==> flow/design.v <==
module control_unit(
    input wire [7:0] instr,          
    input wire [2:0] state,          
    input wire zf,                   
    input wire reset,                
    output reg [2:0] next_state,     
    output reg pc_we,                
    output reg pc_sel,               
    output reg pc_jmp_sel,           
    output reg [3:0] pc_offset,      
    output reg addr_sel,             
    output reg [3:0] addr_offset,    
    output reg mem_sel,              
    output reg mem_we,               
    output reg [2:0] alu_opcode,     
    output reg alu_sel_a,            
    output reg alu_sel_b,            
    output reg alu_we,               
    output reg zf_we,                
    output reg ir_we,                
    output reg a_sel,                
    output reg a_we,                 
    output reg b_sel,                
    output reg b_we,                 
    output reg halt                  
);
    localparam ADD    = 3'b000;
    localparam AND    = 3'b001;
    localparam NOT    = 3'b010;
    localparam LOAD   = 3'b011;
    localparam STORE  = 3'b100;
    localparam JUMP   = 3'b101;
    localparam JUMPz  = 3'b110;
    localparam HALT   = 3'b111;
    localparam FETCH      = 3'b000; 
    localparam DECODE     = 3'b001;
    localparam EXECUTE    = 3'b010;
    localparam MEMORY     = 3'b011;
    localparam WRITEBACK  = 3'b100;
    localparam HALT_STATE = 3'b101;
    localparam IDLE       = 3'b110;
    always @(*) begin
        pc_we = 0;               
        pc_sel = 0;              
        pc_jmp_sel = 0;          
        pc_offset = 4'b0000;     
        addr_sel = 0;            
        addr_offset = 4'b0000;   
        mem_sel = 0;             
        mem_we = 0;              
        alu_opcode = 3'b000;     
        alu_sel_a = 0;           
        alu_sel_b = 0;           
        alu_we = 0;              
        zf_we = 0;               
        ir_we = 0;               
        a_sel = 0;               
        a_we = 0;                
        b_sel = 0;               
        b_we = 0;                
        halt = 0;                
        next_state = FETCH;      
        if (reset) begin
            next_state = FETCH;      
        end
        else begin
            case (state)
                FETCH: begin                     
                    next_state = DECODE;         
                    pc_we = 1;                   
                    ir_we = 1;                   
                end
                DECODE: begin    
                    case (instr[7:5])       
                        ADD, AND, NOT, JUMP, JUMPz: begin
                            next_state = EXECUTE;       
                        end
                        LOAD, STORE: begin
                            next_state = MEMORY;
                        end
                        HALT: begin
                            next_state = HALT_STATE;
                        end
                    endcase
                end
                EXECUTE: begin                           
                    case (instr[7:5])
                        ADD, AND: begin
                            alu_opcode = instr[7:5];     
                            alu_sel_a = instr[3];        
                            alu_sel_b = instr[2];        
                            alu_we = 1;                  
                            zf_we = 1;                   
                            next_state = WRITEBACK;
                        end
                        NOT: begin
                            alu_opcode = instr[7:5];     
                            alu_sel_a = instr[3];        
                            alu_we = 1;                  
                            zf_we = 1;                   
                            next_state = WRITEBACK;
                        end
                        JUMP: begin
                            pc_jmp_sel = instr[4];       
                            pc_offset = instr[3:0];      
                            pc_sel = 1;                  
                            pc_we = 1;                   
                            next_state = IDLE;
                        end
                        JUMPz: begin
                            if (zf == 1) begin
                                pc_jmp_sel = instr[4];   
                                pc_offset = instr[3:0];  
                                pc_sel = 1;              
                                pc_we = 1;               
                            end
                            next_state = IDLE;
                        end
                    endcase
                end
                MEMORY: begin                                    
                    case (instr[7:5])
                        LOAD: begin
                            addr_offset = instr[3:0];    
                            addr_sel = 1;                
                            next_state = WRITEBACK;
                        end
                        STORE: begin
                            addr_offset = instr[3:0];    
                            addr_sel = 1;                
                            mem_sel = instr[4];          
                            mem_we = 1;                  
                            next_state = IDLE;
                        end
                    endcase
                end
                WRITEBACK: begin                         
                    case (instr[7:5])
                        ADD, AND, NOT: begin
                            if (instr[4] == 0) begin
                                a_sel = 1;               
                                a_we = 1;                
                            end else begin
                                b_sel = 1;               
                                b_we = 1;                
                            end
                            next_state = FETCH;
                        end
                        LOAD: begin
                            if (instr[4] == 0) begin
                                a_we = 1;            
                            end else begin
                                b_we = 1;            
                            end
                            next_state = FETCH;
                        end
                    endcase
                end 
                HALT_STATE: begin
                    halt = 1;
                    next_state = HALT_STATE;
                end
                IDLE: begin
                    next_state = FETCH;
                end
            endcase
        end
    end
endmodule
module alu(
    input wire [2:0] opcode,         
    input wire [7:0] a,              
    input wire [7:0] b,              
    output reg [7:0] y,              
    output reg zf                    
);
    localparam ADD = 3'b000;         
    localparam AND = 3'b001;         
    localparam NOT = 3'b010;         
always @(*) begin
    zf = 0;
    case (opcode)
        ADD: begin             
            y = a + b;
        end
        AND: begin              
            y = a & b;
        end
        NOT: begin              
            y = ~a;
        end
        default: begin               
            y = 8'b00000000;
        end
    endcase
    if (y == 8'b00000000) begin
        zf = 1;
    end
end
endmodule
module register #(
    parameter WIDTH = 8
)(
    input wire clk,                  
    input wire rst,                  
    input wire we,                   
    input wire [WIDTH-1:0] d,        
    output reg [WIDTH-1:0] q         
);
    always @(posedge clk) begin      
        if (rst) begin
            q <= {WIDTH{1'b0}};      
        end else if (we) begin
            q <= d;                  
        end
    end
endmodule
module mux_2to1 (
    input wire [7:0] in0,    
    input wire [7:0] in1,    
    input wire sel,          
    output wire [7:0] out    
);
    assign out = sel ? in1 : in0;
endmodule
module adder(
    input wire [7:0] a,
    input wire [7:0] b,
    output wire [7:0] sum
);
    assign sum = a + b;
endmodule
module zext(
    input wire [3:0] in,
    output wire [7:0] out
);
assign out = {4'b0000, in};
endmodule
module cpu_8b(
    input wire clk,
    input wire rst,
    output wire halt,
    output wire mem_we,
    output wire [7:0] mem_addr,
    output wire [7:0] mem_wdata,
    input wire [7:0] mem_rdata
);
    wire [7:0] mem_d_i;
    wire [7:0] mem_d_o;
    assign mem_wdata = mem_d_i;
    assign mem_d_o = mem_rdata;
    wire [2:0] alu_opcode;
    wire [7:0] alu_a;
    wire [7:0] alu_b;
    wire a_we;
    wire [7:0] a_reg_i;
    wire [7:0] a_reg_o;
    wire b_we;
    wire [7:0] b_reg_i;
    wire [7:0] b_reg_o;
    wire alu_we;
    wire [7:0] alu_res_next;
    wire [7:0] alu_res;
    wire zf_we;
    wire zf_next;
    wire zf;
    wire ir_we;
    wire [7:0] instr;
    wire [2:0] next_state;
    wire [2:0] state;
    wire pc_we;
    wire [7:0] pc_next;
    wire [7:0] pc;
    wire alu_sel_a;
    wire alu_sel_b;
    wire a_sel;
    wire b_sel;
    wire mem_sel;
    wire [7:0] offset_addr;
    wire addr_sel;
    wire [7:0] addr_offset_zext;
    wire [3:0] addr_offset;
    wire [3:0] pc_offset;
    wire [7:0] pc_offset_zext;
    wire [7:0] inc_pc;
    wire [7:0] new_pc;
    wire pc_sel;
    wire [7:0] jmp_reg_val;
    wire pc_jmp_sel;
    control_unit cpu_control(
        .instr(instr),
        .state(state),
        .zf(zf),
        .reset(rst),
        .next_state(next_state),
        .pc_we(pc_we),
        .pc_sel(pc_sel),
        .pc_jmp_sel(pc_jmp_sel),
        .pc_offset(pc_offset),
        .addr_sel(addr_sel),
        .addr_offset(addr_offset),
        .mem_sel(mem_sel),
        .mem_we(mem_we),
        .alu_opcode(alu_opcode),
        .alu_sel_a(alu_sel_a),
        .alu_sel_b(alu_sel_b),
        .alu_we(alu_we),
        .zf_we(zf_we),
        .ir_we(ir_we),
        .a_sel(a_sel),
        .a_we(a_we),
        .b_sel(b_sel),
        .b_we(b_we),
        .halt(halt)
    );
    alu alu_unit(
        .opcode(alu_opcode),
        .a(alu_a),
        .b(alu_b),
        .y(alu_res_next),
        .zf(zf_next)
    );
    register #(.WIDTH(8)) a_register(
        .clk(clk),
        .rst(rst),
        .we(a_we),
        .d(a_reg_i),
        .q(a_reg_o)
    );
    register #(.WIDTH(8)) b_register(
        .clk(clk),
        .rst(rst),
        .we(b_we),
        .d(b_reg_i),
        .q(b_reg_o)
    );
    register #(.WIDTH(8)) alu_register(
        .clk(clk),
        .rst(rst),
        .we(alu_we),
        .d(alu_res_next),
        .q(alu_res)
    );
    register #(.WIDTH(1)) zf_register(
        .clk(clk),
        .rst(rst),
        .we(zf_we),
        .d(zf_next),
        .q(zf)
    );
    register #(.WIDTH(8)) instruction_register(
        .clk(clk),
        .rst(rst),
        .we(ir_we),
        .d(mem_d_o),
        .q(instr)
    );
    register #(.WIDTH(3)) state_register(
        .clk(clk),
        .rst(rst),
        .we(1'b1),
        .d(next_state),
        .q(state)
    );
    register #(.WIDTH(8)) program_counter(
        .clk(clk),
        .rst(rst),
        .we(pc_we),
        .d(pc_next),
        .q(pc)
    );
    mux_2to1 alu_a_mux(
        .in0(a_reg_o),
        .in1(b_reg_o),
        .sel(alu_sel_a),
        .out(alu_a)
    );
    mux_2to1 alu_b_mux(
        .in0(a_reg_o),
        .in1(b_reg_o),
        .sel(alu_sel_b),
        .out(alu_b)
    );
    mux_2to1 a_register_mux(
        .in0(mem_d_o),
        .in1(alu_res),
        .sel(a_sel),
        .out(a_reg_i)
    );
    mux_2to1 b_register_mux(
        .in0(mem_d_o),
        .in1(alu_res),
        .sel(b_sel),
        .out(b_reg_i)
    );
    mux_2to1 mem_data_mux(
        .in0(a_reg_o),
        .in1(b_reg_o),
        .sel(mem_sel),
        .out(mem_d_i)
    );
    mux_2to1 mem_addr_mux(
        .in0(pc),
        .in1(offset_addr),
        .sel(addr_sel),
        .out(mem_addr)
    );
    adder addr_adder(
        .a(addr_offset_zext),
        .b(pc),
        .sum(offset_addr)
    );
    zext addr_zext(
        .in(addr_offset),
        .out(addr_offset_zext)
    );
    zext pc_zext(
        .in(pc_offset),
        .out(pc_offset_zext)
    );
    mux_2to1 pc_mux(
        .in0(inc_pc),
        .in1(new_pc),
        .sel(pc_sel),
        .out(pc_next)
    );
    adder inc_pc_adder(
        .a(pc),
        .b(8'b00000001),
        .sum(inc_pc)
    );
    adder new_pc_adder(
        .a(pc_offset_zext),
        .b(jmp_reg_val),
        .sum(new_pc)
    );
    mux_2to1 jump_mux(
        .in0(a_reg_o),
        .in1(b_reg_o),
        .sel(pc_jmp_sel),
        .out(jmp_reg_val)
    );
endmodule
# == Reports on cpu_8b ==
# Tool output for the design above before and after an edit, in the order of the flow.
# Lines under "before" count in the file above, lines under "after" in the edited file.
# "change" is "after" less "before", of the values as shown; "change_rel_pct" is that difference over "before", in percent.
# Not given: n/a
# design
top,cpu_8b
clock_port,clk
lib,sky130hd
corner,tt_025C_1v80

# == Edit of the RTL ==
# The edit as a unified diff against the file above.
# This change comes from a script, not from a designer. The edited design behaves differently; no optimisation was intended.
# begin of diff
@@ -280,5 +280,5 @@
     wire addr_sel;
     wire [7:0] addr_offset_zext;
-    wire [3:0] addr_offset;
+    wire [2:0] addr_offset;
     wire [3:0] pc_offset;
     wire [7:0] pc_offset_zext;
# end of diff

# == Elaborated design ==
# Yosys after proc, flatten, opt, wreduce and memory -nomap, before mapping. Print and check cells are not counted. Equal cells are merged and count once.
# Memory sizes are those after Yosys's memory passes, which may raise the word count (mostly to a power of two), join words into wider ones and drop unused or constant bits.
# word_totals
element,before,after,change,change_rel_pct
ff_bits,44,44,0,0.00
romBits,24,24,0,0.00
clocked_rd_ports_x_width,3,3,0,0.00
n_memories,1,1,0,0.00
inputBits,10,10,0,0.00
out_inout_bits,18,18,0,0.00
# mem_list
element,before,after
mem_shapes,8 x 3 bit 1R0W,8 x 3 bit 1R0W
# classes
element,before,after,change,change_rel_pct
n_addsub,4,4,0,0.00
equal,13,13,0,0.00
mux,71,71,0,0.00
bitwise,2,2,0,0.00
n_reduce_logical,9,9,0,0.00
# ops
cell,before,after,change,change_rel_pct
2-to-1 mux 4 bit,6,3,-3,-50.00
2-to-1 mux 3 bit,5,8,3,60.00
adder 4 x 8 -> 8 bit,2,1,-1,-50.00
adder 3 x 8 -> 8 bit,0,1,1,n/a
# Unchanged operator kinds not shown: 19.

# == Logic depth ==
# Longest topological path by Yosys (ltp), each cell counted once; first at word level (registers and memories cut), then after technology mapping (sequential cells cut; the memories' decode and read muxes count).
# logic_depth
element,before,after,change,change_rel_pct
ltp_word,10,10,0,0.00
ABC_AREA,0,0,n/a,n/a
depth_mapped,16,16,0,0.00
mapped_depth_nobuf,14,14,0,0.00

# == After synthesis ==
# Source: synth_stat.txt of the flow (Yosys; design flattened, memories mapped). It holds for the ABC_AREA given above (unset counts as 0); a run with the other value may have another netlist.
# types
cell,before,after,change,change_rel_pct
sky130_fd_sc_hd__nand2_1,55,37,-18,-32.73
sky130_fd_sc_hd__nor2_1,61,49,-12,-19.67
sky130_fd_sc_hd__mux2_2,24,31,7,29.17
sky130_fd_sc_hd__o31ai_1,1,7,6,600.00
sky130_fd_sc_hd__o21ai_0,20,15,-5,-25.00
sky130_fd_sc_hd__clkbuf_1,13,17,4,30.77
sky130_fd_sc_hd__and2_1,7,3,-4,-57.14
sky130_fd_sc_hd__a21oi_1,27,24,-3,-11.11
sky130_fd_sc_hd__mux2i_1,19,22,3,15.79
sky130_fd_sc_hd__nor2b_1,10,7,-3,-30.00
sky130_fd_sc_hd__or3_1,4,1,-3,-75.00
sky130_fd_sc_hd__buf_2,3,6,3,100.00
sky130_fd_sc_hd__or2_2,1,4,3,300.00
sky130_fd_sc_hd__a31oi_1,0,3,3,n/a
sky130_fd_sc_hd__inv_1,21,19,-2,-9.52
sky130_fd_sc_hd__nand2b_1,5,7,2,40.00
sky130_fd_sc_hd__buf_6,3,1,-2,-66.67
sky130_fd_sc_hd__nand4_1,3,1,-2,-66.67
# Unchanged cell types not shown: 17.
# Not every row of either side is listed.
# synth_totals
element,before,after,change,change_rel_pct
cells,462,439,-23,-4.98
yosys_area_mm2,0.0036535,0.0035834,-0.0000701,-1.92
sequential_area_mm2,0.0009409,0.0009409,0.0000000,0.00
ffs,47,47,0,0.00
# The figures by module come from a second, unflattened synthesis with its own total; it is not the netlist above.
# hier_totals
element,before,after,change,change_rel_pct
hier_cells,505,505,0,0.00
hier_area_mm2,0.0047245,0.0047245,0.0000000,0.00
# Each row is one instance without its submodules.
# by_module_before
module,instances,n_cells,mod_area_mm2,mod_seq_area_mm2
register (WIDTH=8),5,26,0.0002853,0.0001602
mux_2to1,8,9,0.0001314,0
adder,3,42,0.0003316,0
alu,1,77,0.0005593,0
control_unit,1,68,0.0004229,0
zext,2,9,0.0000638,0
register (WIDTH=3),1,9,0.0001013,0.0000601
register (WIDTH=1),1,3,0.0000338,0.00002
cpu_8b,1,2,0.0000075,0
# by_module_after
module,instances,n_cells,mod_area_mm2,mod_seq_area_mm2
register (WIDTH=8),5,26,0.0002853,0.0001602
mux_2to1,8,9,0.0001314,0
adder,3,42,0.0003316,0
alu,1,77,0.0005593,0
control_unit,1,68,0.0004229,0
zext,2,9,0.0000638,0
register (WIDTH=3),1,9,0.0001013,0.0000601
register (WIDTH=1),1,3,0.0000338,0.00002
cpu_8b,1,2,0.0000075,0

# == Path before layout ==
# Path of least setup slack by OpenSTA after synthesis, without wires, with an ideal clock, recovery checks aside; 20% of the period is set as input and as output delay. Where synthesis merged equal registers, the netlist keeps one of their names.
# synth_timing
element,before,after,change,change_rel_pct
path_kind,input to register,input to output,n/a,n/a
start,input port rst,input port rst,n/a,n/a
end,register zf_register.q,output port mem_addr[6],n/a,n/a
tclk_ns,5.0,5.0,0.0,0.00
input_delay_ns,1.000,1.000,0.000,0.00
output_delay_ns,n/a,1.000,n/a,n/a
setup_ns,0.084,n/a,n/a,n/a
arrival_time_ns,4.274,2.894,-1.380,-32.29
required_ns,4.916,4.000,-0.916,-18.63
slack_ns,0.641,1.106,0.465,n/a
delay_ns,3.358,1.894,-1.464,-43.60
stages,15,11,-4,-26.67
n_path_buf,1,0,-1,-100.00
synth_period_reached_ns,4.359,3.894,-0.465,-10.67
# "delay_ns" is the arrival time less input delay plus setup time.
# A path that ends at an output port has no setup time.
# "stages": output pins that drive a net of the path, with the launching flip-flop's if there is one; two outputs of one cell count as two.
# "synth_period_reached_ns" is the clock period less the worst setup slack; recovery checks do not enter. This is arithmetic on one report: input and output delays are still those of the set period (20% each).
# The rows between start and end are the longest chain of elaborated cells between them; the timing report does not say that the signal goes this way. Where chains are equally long, one stands for them.
# A line is the first line of the expression or statement that the cell stems from. Yosys adds cells for indexed reads and writes and turns some case tables into memories.
# synth_between_before
path_cell_list,sky130_fd_sc_hd__or3_1 sky130_fd_sc_hd__buf_4 sky130_fd_sc_hd__nor2_8 sky130_fd_sc_hd__nand3_1 sky130_fd_sc_hd__mux2_2 sky130_fd_sc_hd__ha_1 sky130_fd_sc_hd__inv_1 sky130_fd_sc_hd__fa_1 sky130_fd_sc_hd__nand2b_1 sky130_fd_sc_hd__a21o_1 sky130_fd_sc_hd__nand2_1 sky130_fd_sc_hd__o21ai_0 sky130_fd_sc_hd__or4b_1 sky130_fd_sc_hd__or4_1 sky130_fd_sc_hd__o31ai_2
elab_chain_len,6
cells_between,15
cone_lines,7
cone_classes,1 x add/sub; 2 x eq/ne; 8 x mux; 2 x logic; 2 x reduce/logical
# synth_lines_before
element,line_no,source
from (decl),241,"input wire rst,"
2-to-1 mux 1 bit,63,if (reset) begin
2-to-1 mux 8 bit,224,assign out = sel ? in1 : in0;
adder 8 bit,184,y = a + b;
parallel mux 8 bit (select 3 bit),182,case (opcode)
zero test 8 bit,196,if (y == 8'b00000000) begin
2-to-1 mux 1 bit,196,
to (assign),212,q <= {WIDTH{1'b0}};
to (assign),214,q <= d;
to (decl),208,output reg [WIDTH-1:0] q
# synth_between_after
path_cell_list,sky130_fd_sc_hd__nor3b_2 sky130_fd_sc_hd__nand3_1 sky130_fd_sc_hd__nor2_1 sky130_fd_sc_hd__ha_1 sky130_fd_sc_hd__inv_1 sky130_fd_sc_hd__fa_1 sky130_fd_sc_hd__nor2b_1 sky130_fd_sc_hd__o21ai_0 sky130_fd_sc_hd__nor2_1 sky130_fd_sc_hd__nand3_1 sky130_fd_sc_hd__xnor2_1
elab_chain_len,3
cells_between,4
cone_lines,3
cone_classes,1 x add/sub; 3 x mux
# synth_lines_after
element,line_no,source
from (decl),241,"input wire rst,"
2-to-1 mux 3 bit,63,if (reset) begin
adder 3 x 8 -> 8 bit,231,assign sum = a + b;
2-to-1 mux 8 bit,224,assign out = sel ? in1 : in0;
to (decl),244,"output wire [7:0] mem_addr,"

# == Worst path after layout ==
# Path of least setup slack in the final report of each run of pair 1 (OpenROAD, finished layout, wires in). Where an end is a register, its clock arrival counts in the times.
# layout_timing
element,before,after,change,change_rel_pct
path_kind,input to output,input to output,n/a,n/a
start,input port rst,input port rst,n/a,n/a
end,output port mem_addr[5],output port mem_addr[7],n/a,n/a
tclk_ns,4.8,4.8,0.0,0.00
input_delay_ns,0.96,0.96,0.00,0.00
output_delay_ns,0.96,0.96,0.00,0.00
arrival_time_ns,3.58,3.53,-0.05,-1.40
required_ns,3.84,3.84,0.00,0.00
slack_ns,0.26,0.31,0.05,n/a
stages,14,14,0,0.00
n_path_buf,3,2,-1,-33.33
# The rows between start and end are the longest chain of elaborated cells between them; the timing report does not say that the signal goes this way. Where chains are equally long, one stands for them.
# layout_between_before
path_cell_list,sky130_fd_sc_hd__clkdlybuf4s50_1 sky130_fd_sc_hd__nor2_2 sky130_fd_sc_hd__nand2_1 sky130_fd_sc_hd__nor2b_2 sky130_fd_sc_hd__buf_4 sky130_fd_sc_hd__nand2_1 sky130_fd_sc_hd__inv_1 sky130_fd_sc_hd__ha_1 sky130_fd_sc_hd__a21o_1 sky130_fd_sc_hd__a21oi_2 sky130_fd_sc_hd__o21ai_0 sky130_fd_sc_hd__nand3_1 sky130_fd_sc_hd__xnor2_1 sky130_fd_sc_hd__clkdlybuf4s50_1
elab_chain_len,3
cells_between,4
cone_lines,3
cone_classes,1 x add/sub; 3 x mux
# layout_lines_before
element,line_no,source
from (decl),241,"input wire rst,"
2-to-1 mux 4 bit,63,if (reset) begin
adder 4 x 8 -> 8 bit,231,assign sum = a + b;
2-to-1 mux 8 bit,224,assign out = sel ? in1 : in0;
to (decl),244,"output wire [7:0] mem_addr,"
# layout_between_after
path_cell_list,sky130_fd_sc_hd__buf_2 sky130_fd_sc_hd__nor3b_4 sky130_fd_sc_hd__nand2_1 sky130_fd_sc_hd__nor2b_1 sky130_fd_sc_hd__nand2_1 sky130_fd_sc_hd__inv_1 sky130_fd_sc_hd__ha_1 sky130_fd_sc_hd__a21o_1 sky130_fd_sc_hd__a21oi_1 sky130_fd_sc_hd__nor2_1 sky130_fd_sc_hd__and3_1 sky130_fd_sc_hd__nand3_1 sky130_fd_sc_hd__xnor2_1 sky130_fd_sc_hd__clkdlybuf4s50_1
elab_chain_len,3
cells_between,4
cone_lines,3
cone_classes,1 x add/sub; 3 x mux
# layout_lines_after
element,line_no,source
from (decl),241,"input wire rst,"
2-to-1 mux 3 bit,63,if (reset) begin
adder 3 x 8 -> 8 bit,231,assign sum = a + b;
2-to-1 mux 8 bit,224,assign out = sel ? in1 : in0;
to (decl),244,"output wire [7:0] mem_addr,"

# == Flow runs ==
# Both versions went through the flow (Yosys, OpenROAD) with the same settings in each pair. Constraints: input delay and output delay 20% of the set period each, output load 0.01 pF.
# settings_pair_1
CORE_UTILIZATION,40
period_ns,4.8
CAP_MARGIN,20
CORE_MARGIN,2
SLEW_MARGIN,20
# results_pair_1
element,before,after,change,change_rel_pct
synth_area_mm2,0.0036535,0.0035834,-0.0000701,-1.92
die_mm2,0.0099142,0.0097318,-0.0001824,-1.84
layout_utilization_frac,0.477,0.461,-0.016,n/a
final_setup_ws_ns,0.262,0.313,0.051,n/a
tns_setup_ns,0.000,0.000,0.000,n/a
fin_hold_ws_ns,0.469,0.462,-0.007,n/a
# settings_pair_2
ABC_AREA,1
CORE_ASPECT_RATIO,1.07
CORE_UTILIZATION,41
CTS_CLUSTER_DIAMETER,108
GPL_ROUTABILITY_DRIVEN,1
GPL_TIMING_DRIVEN,0
MAX_ROUTING_LAYER,met4
PLACE_DENSITY_LB_ADDON,0.15
SLEW_MARGIN,35
period_ns,5.66
CAP_MARGIN,20
CORE_MARGIN,2
# results_pair_2
element,before,after,change,change_rel_pct
synth_area_mm2,0.0036648,0.0037186,0.0000538,1.47
die_mm2,0.0097112,0.0098476,0.0001364,1.40
layout_utilization_frac,0.479,0.49,0.011,n/a
final_setup_ws_ns,0.569,0.278,-0.291,n/a
tns_setup_ns,0.000,0.000,0.000,n/a
fin_hold_ws_ns,0.502,0.498,-0.004,n/a
